==> flow/design.v <==
`timescale 1ns / 1ps
module day3_part2_top( clk, rst, rom_addr, rom_data, sum, done );
    input clk;
    input rst;
    output [13:0] rom_addr;
    input [7:0] rom_data;
    output [31:0] sum;
    output done;
    reg [13:0] addr;
    wire [7:0] rom_out;
    reg [63:0] sub_group1;
    reg [63:0] sub_group2;
    reg [63:0] sub_group3;
    reg [63:0] comparator;
    reg [7:0] value;
    reg [31:0] sum_triples;
    localparam READ_1 = 3'b000, READ_2 = 3'b001, READ_3 = 3'b010, COMPARE = 3'b011, GET_VAL = 3'b100, CHECK = 3'b101, DONE = 3'b110;
    reg [2:0] state;
    reg int_done;
    assign sum = sum_triples;
    assign done = int_done;
    assign rom_addr = addr;
    assign rom_out = rom_data;
    always @ (posedge clk)
    begin
    if (rst)
    begin
        addr <= 14'b0;
        sub_group1 <= 64'b0;
        sub_group2 <= 64'b0;
        sub_group3 <= 64'b0;
        comparator <= 64'b0;
        value <= 8'b0;
        sum_triples <= 32'b0;
        state <= READ_1;
        int_done <= 1'b0;
    end
    else
    case (state)
    READ_1:
    begin
        addr <= addr + 1;
        if (rom_out == 8'b0)
            state <= READ_2;
        else
            sub_group1[rom_out] <= 1'b1;
    end
    READ_2:
    begin
        addr <= addr + 1;
        if (rom_out == 8'b0)
            state <= READ_3;
        else
            sub_group2[rom_out] <= 1'b1;
    end
    READ_3:
    begin
        addr <= addr + 1;
        if (rom_out == 8'b0)
            state <= COMPARE;
        else
            sub_group3[rom_out] <= 1'b1;
    end
    COMPARE:
    begin
        comparator <= sub_group1 & sub_group2 & sub_group3;
        if ((sub_group1 & sub_group2 & sub_group3) != 64'b0)
        begin
            value <= 8'b0;
            state <= GET_VAL;
        end
        else
        begin
            state <= CHECK;
        end
    end
    GET_VAL:
    begin
        comparator <= comparator >> 1;
        value <= value + 1;
        if (comparator == 1'b1)
        begin
            state <= CHECK;
            sum_triples <= sum_triples + value;
        end
    end
    CHECK:
    begin
        if (rom_out == 8'b0)
            state <= DONE;
        else
        begin
            state <= READ_1;
            sub_group1 <= 64'b0;
            sub_group2 <= 64'b0;
            sub_group3 <= 64'b0;
            comparator <= 64'b0;
        end
    end
    DONE:
    begin
        int_done <= 1'b1;
    end
    endcase
    end
endmodule
--- tool output ---
Tool chain data of day3_part2_top
Each step is given for the RTL above and for the edited RTL.
Lines under "unedited" count in the file above, lines under "edited" in the edited file.
"difference" is "edited" less "unedited", of the values as shown; "relative change" is that difference over "unedited", in percent.
Library cell names are shortened.
Not given: -

set-up
  top = day3_part2_top
  clock input = clk
  cell library = sky130hd
  timing corner = tt_025C_1v80

Edit of the RTL
The edit as a unified diff against the file above.
The edit is scripted: it alters the design's behaviour and was not made to optimise anything.

begin of diff
@@ -10,5 +10,5 @@
     wire [7:0] rom_out;
     reg [63:0] sub_group1;
-    reg [63:0] sub_group2;
+    reg [31:0] sub_group2;
     reg [63:0] sub_group3;
     reg [63:0] comparator;
end of diff

Word-level counts
Counts by Yosys on the flattened word-level netlist (proc, flatten, opt, wreduce; memories kept). Register bits leave out memories and registers merged into their read ports (data or address). Print and check cells are left out.

cells by class
  item                              unedited  edited  difference  relative change (%)
  add/subtract/negate cells         4         4       0           0.00
  eq/ne operators                   16        16      0           0.00
  shift operators                   1         2       +1          +100.00
  multiplexer cells                 17        18      +1          +5.88
  bitwise operators                 9         10      +1          +11.11
  reductions and logical operators  17        17      0           0.00

operators by type and width
  kind                                                                     unedited  edited  difference  relative change (%)
  64-bit bitwise AND                                                       5         3       -2          -40.00
  32-bit 2-to-1 mux                                                        0         2       +2          -
  64-bit 2-to-1 mux                                                        4         3       -1          -25.00
  64-bit bitwise OR                                                        3         2       -1          -33.33
  64-bit case mux with 2-bit select                                        3         2       -1          -33.33
  32-bit bitwise AND                                                       0         1       +1          -
  64-bit by 32-bit bitwise AND with 64-bit output                          0         1       +1          -
  32-bit NOT                                                               0         1       +1          -
  32-bit bitwise OR                                                        0         1       +1          -
  32-bit case mux with 2-bit select                                        0         1       +1          -
  1-bit by 9-bit variable shift with 32-bit output (first input constant)  0         1       +1          -
  2-bit != test (second input constant)                                    9         9       0           0.00
  3-bit 2-to-1 mux                                                         5         5       0           0.00
  2-bit nonzero test                                                       4         4       0           0.00
  3-bit equality test (second input constant)                              3         3       0           0.00
  2-bit AND reduction                                                      3         3       0           0.00
  3-bit AND reduction                                                      3         3       0           0.00
  3-bit by 2-bit equality test with 1-bit output (second input constant)   2         2       0           0.00
  14-bit by 1-bit adder with 14-bit output (second input constant)         1         1       0           0.00
  32-bit by 8-bit adder with 32-bit output                                 1         1       0           0.00
  8-bit by 1-bit adder with 8-bit output (second input constant)           1         1       0           0.00
  3-bit by 1-bit equality test with 1-bit output (second input constant)   1         1       0           0.00
  64-bit by 1-bit equality test with 1-bit output (second input constant)  1         1       0           0.00
  3-bit logical NOT                                                        1         1       0           0.00
  8-bit logical NOT                                                        1         1       0           0.00
  1-bit 2-to-1 mux                                                         1         1       0           0.00
  8-bit 2-to-1 mux                                                         1         1       0           0.00
  8-bit negation with 9-bit output                                         1         1       0           0.00

The list need not be complete.

word-level totals
  item                        unedited  edited  difference  relative change (%)
  bits in registers           314       282     -32         -10.19
  output and inout port bits  47        47      0           0.00
  elaborated cells            73        76      +3          +4.11

Logic depth
Depth = most cells in a row (Yosys ltp): at word level without a register or memory, in the mapped netlist without a sequential cell, where the memories' decode and read muxes count.

depth
  item                           unedited  edited  difference  relative change (%)
  word-level depth               7         7       0           0.00
  ABC_AREA                       0         0       -           -
  gate-level depth with buffers  11        11      0           0.00
  gate-level depth less buffers  10        9       -1          -10.00

Synthesis result
Yosys stat after the flow's synthesis: flattened, memories mapped to cells. It holds for the ABC_AREA given above (unset counts as 0); a run with the other value may have another netlist.

mapped netlist
  item                              unedited  edited  difference  relative change (%)
  standard cells after synthesis    1494      943     -551        -36.88
  cell area after synthesis (um^2)  12819.8   8249.2  -4570.6     -35.65
  flip-flops                        318       190     -128        -40.25

cell types
  type      unedited  edited  difference  relative change (%)
  nor2_1    242       111     -131        -54.13
  dfxtp_1   318       190     -128        -40.25
  a21oi_1   133       52      -81         -60.90
  nand2_1   146       73      -73         -50.00
  a311oi_1  63        18      -45         -71.43
  nand2b_1  68        25      -43         -63.24
  clkbuf_1  79        39      -40         -50.63
  a22o_1    57        21      -36         -63.16
  nand3_1   83        56      -27         -32.53
  a32o_1    0         27      +27         -
  nand4_1   30        11      -19         -63.33
  a211oi_1  0         18      +18         -
  nor4_1    31        15      -16         -51.61
  nor3_1    14        29      +15         +107.14
  a31oi_1   4         19      +15         +375.00
  o21ai_0   46        38      -8          -17.39
  or3_1     9         17      +8          +88.89
  and3_1    6         13      +7          +116.67

The list need not be complete.

Timing after synthesis
OpenSTA on the mapped netlist: ideal clock, no wires. The path of least setup slack (recovery checks aside). Input and output delay are each 20% of the period. Register names are those of the netlist, which keeps one name where synthesis merged equal registers.

timing after synthesis
  item                           unedited                 edited                   difference  relative change (%)
  kind                           in2reg                   in2reg                   -           -
  from                           input rom_data[0]        input rom_data[0]        -           -
  to                             register sub_group2[17]  register sub_group1[16]  -           -
  period (ns)                    4.0                      4.0                      0.0         0.00
  library setup time (ns)        0.065                    0.061                    -0.004      -
  time at the first pin (ns)     0.800                    0.800                    0.000       0.00
  arrival (ns)                   2.794                    2.634                    -0.160      -5.73
  setup slack (ns)               1.141                    1.305                    +0.164      -
  path delay (ns)                2.059                    1.895                    -0.164      -7.97
  driving pins on the path       10                       10                       0           0.00
  synthesis period reached (ns)  2.859                    2.695                    -0.164      -5.74

"path delay" = arrival - input delay + setup time.
"driving pins on the path" counts driving pins, that of a launching flip-flop among them; a cell with two outputs on the path counts twice.
"synthesis period reached" is the clock period less the worst setup slack; recovery checks do not enter. This is arithmetic on one report: input and output delays are still those of the set period (20% each).
The rows between start and end are the longest chain of elaborated cells between them; the timing report does not say that the signal goes this way. Where chains are equally long, one stands for them.
Each line given opens the expression or statement behind the cell; cells for indexed reads and writes are added by Yosys, which also makes memories of some case tables.
At most two assigning lines are given for a register; there are more.

on the way, after synthesis, unedited
  path through = clkbuf_1 > inv_1 > ha_1 > nor3b_1 > or3b_2 > a21oi_1 > o221ai_1 > nor2_1 > a21oi_1 > nor2_1
  cells in the longest elaborated chain = 7
  elaborated cells between the ends (all ways) = 12
  classes of those cells = 1 x add/sub; 2 x eq/ne; 1 x shift; 3 x mux; 3 x logic; 2 x reduce/logical

RTL lines, path after synthesis, unedited
  item                                              line  RTL
  start, declared                                   6     input [7:0] rom_data;
  8-bit negation with 9-bit output                  54    sub_group2[rom_out] <= 1'b1;
  1-bit by 9-bit variable shift with 64-bit output  54
  64-bit NOT                                        54
  64-bit bitwise AND                                54
  64-bit bitwise OR                                 54
  64-bit 2-to-1 mux                                 51    if (rom_out == 8'b0)
  64-bit case mux with 2-bit select                 39    case (state)
  end, assigned                                     30    sub_group2 <= 64'b0;
  end, assigned                                     54
  end, declared                                     12    reg [63:0] sub_group2;

on the way, after synthesis, edited
  path through = buf_2 > inv_1 > ha_1 > nor3b_2 > nand3_1 > buf_2 > a21oi_1 > buf_2 > buf_2 > a32o_1
  cells in the longest elaborated chain = 7
  elaborated cells between the ends (all ways) = 12
  classes of those cells = 1 x add/sub; 2 x eq/ne; 1 x shift; 3 x mux; 3 x logic; 2 x reduce/logical

RTL lines, path after synthesis, edited
  item                                              line  RTL
  start, declared                                   6     input [7:0] rom_data;
  8-bit negation with 9-bit output                  46    sub_group1[rom_out] <= 1'b1;
  1-bit by 9-bit variable shift with 64-bit output  46
  64-bit NOT                                        46
  64-bit bitwise AND                                46
  64-bit bitwise OR                                 46
  64-bit 2-to-1 mux                                 43    if (rom_out == 8'b0)
  64-bit case mux with 2-bit select                 39    case (state)
  end, assigned                                     29    sub_group1 <= 64'b0;
  end, assigned                                     46
  end, declared                                     11    reg [63:0] sub_group1;

Path in the finished layout
Path of least setup slack in the final report of the runs of pair 1 (OpenROAD, finished layout, wires in). Where an end is a register, its clock arrival counts in the times.

timing post-layout
  item                        unedited                  edited                   difference  relative change (%)
  kind                        reg2reg                   in2reg                   -           -
  from                        register value[0]         input rom_data[1]        -           -
  to                          register sum_triples[24]  register sub_group1[26]  -           -
  period (ns)                 3.29                      3.29                     0.00        0.00
  library setup time (ns)     0.07                      0.06                     -0.01       -
  time at the first pin (ns)  0.52                      0.66                     +0.14       +26.92
  arrival (ns)                3.40                      3.16                     -0.24       -7.06
  setup slack (ns)            0.34                      0.49                     +0.15       -
  driving pins on the path    11                        9                        -2          -18.18

The rows between start and end are the longest chain of elaborated cells between them; the timing report does not say that the signal goes this way. Where chains are equally long, one stands for them.
At most two assigning lines are given for a register; there are more.

on the way, post-layout, unedited
  path through = dfxtp_1 > ha_1 > inv_1 > fa_1 > nor2b_1 > o21ai_0 > a21boi_0 > o21ai_0 > a2111oi_4 > or3b_1 > a21oi_1
  cells in the longest elaborated chain = 1
  elaborated cells between the ends (all ways) = 1
  RTL lines with such cells = 1
  classes of those cells = 1 x add/sub

RTL lines, path post-layout, unedited
  item                                      line  RTL
  start, declared                           15    reg [7:0] value;
  start, assigned                           33    value <= 8'b0;
  start, assigned                           80    value <= value + 1;
  32-bit by 8-bit adder with 32-bit output  84    sum_triples <= sum_triples + value;
  end, assigned                             34    sum_triples <= 32'b0;
  end, assigned                             84
  end, declared                             16    reg [31:0] sum_triples;

on the way, post-layout, edited
  path through = clkdlybuf4s50_1 > inv_1 > ha_1 > nor3b_2 > nand2b_1 > o32a_1 > a21oi_1 > a31oi_1 > nor2_1
  cells in the longest elaborated chain = 7
  elaborated cells between the ends (all ways) = 12
  classes of those cells = 1 x add/sub; 2 x eq/ne; 1 x shift; 3 x mux; 3 x logic; 2 x reduce/logical

RTL lines, path post-layout, edited
  item                                              line  RTL
  start, declared                                   6     input [7:0] rom_data;
  8-bit negation with 9-bit output                  46    sub_group1[rom_out] <= 1'b1;
  1-bit by 9-bit variable shift with 64-bit output  46
  64-bit NOT                                        46
  64-bit bitwise AND                                46
  64-bit bitwise OR                                 46
  64-bit 2-to-1 mux                                 43    if (rom_out == 8'b0)
  64-bit case mux with 2-bit select                 39    case (state)
  end, assigned                                     29    sub_group1 <= 64'b0;
  end, assigned                                     46
  end, declared                                     11    reg [63:0] sub_group1;

Layout results
Both versions went through the flow (Yosys, OpenROAD) with the same settings in each pair. Constraints: input delay and output delay 20% of the set period each, output load 0.01 pF.

flow settings, pair 1
  period_ns = 3.29
  CAP_MARGIN = 20
  CORE_MARGIN = 2
  CORE_UTILIZATION = 40
  SLEW_MARGIN = 20

results, pair 1
  item                                                      unedited  edited   difference  relative change (%)
  Yosys chip area after synthesis (um^2)                    12819.8   8249.2   -4570.6     -35.65
  area inside the die boundary (um^2)                       33498.2   21787.2  -11711.0    -34.96
  area of the standard cells in the finished layout (um^2)  15090.7   9728.1   -5362.6     -35.54
  setup slack of the worst path (ns)                        0.342     0.485    +0.143      -
  power consumption (W)                                     0.007848  0.00443  -0.003418   -43.55
  achieved period (ns)                                      2.948     2.805    -0.143      -4.85

flow settings, pair 2
  ABC_AREA = 1
  CAP_MARGIN = 5
  CORE_MARGIN = 4
  CORE_UTILIZATION = 51
  CTS_CLUSTER_DIAMETER = 260
  CTS_CLUSTER_SIZE = 66
  GPL_ROUTABILITY_DRIVEN = 0
  MAX_ROUTING_LAYER = met4
  PLACE_DENSITY_LB_ADDON = 0.19
  SLEW_MARGIN = 5
  TNS_END_PERCENT = 90
  period_ns = 2.81

results, pair 2
  item                                                      unedited  edited    difference  relative change (%)
  Yosys chip area after synthesis (um^2)                    13914.6   9376.5    -4538.1     -32.61
  area inside the die boundary (um^2)                       29989.6   20618.1   -9371.5     -31.25
  area of the standard cells in the finished layout (um^2)  15258.4   10846.7   -4411.7     -28.91
  setup slack of the worst path (ns)                        0.372     0.417     +0.045      -
  power consumption (W)                                     0.006705  0.005347  -0.001358   -20.25
  achieved period (ns)                                      2.438     2.393     -0.045      -1.85

"achieved period" means the clock period less the worst setup slack. The figure is calculated, with input and output delays left at 20% of the set period.
"power consumption": no workload was simulated; the value follows from the tool's default switching activity.
--- end ---
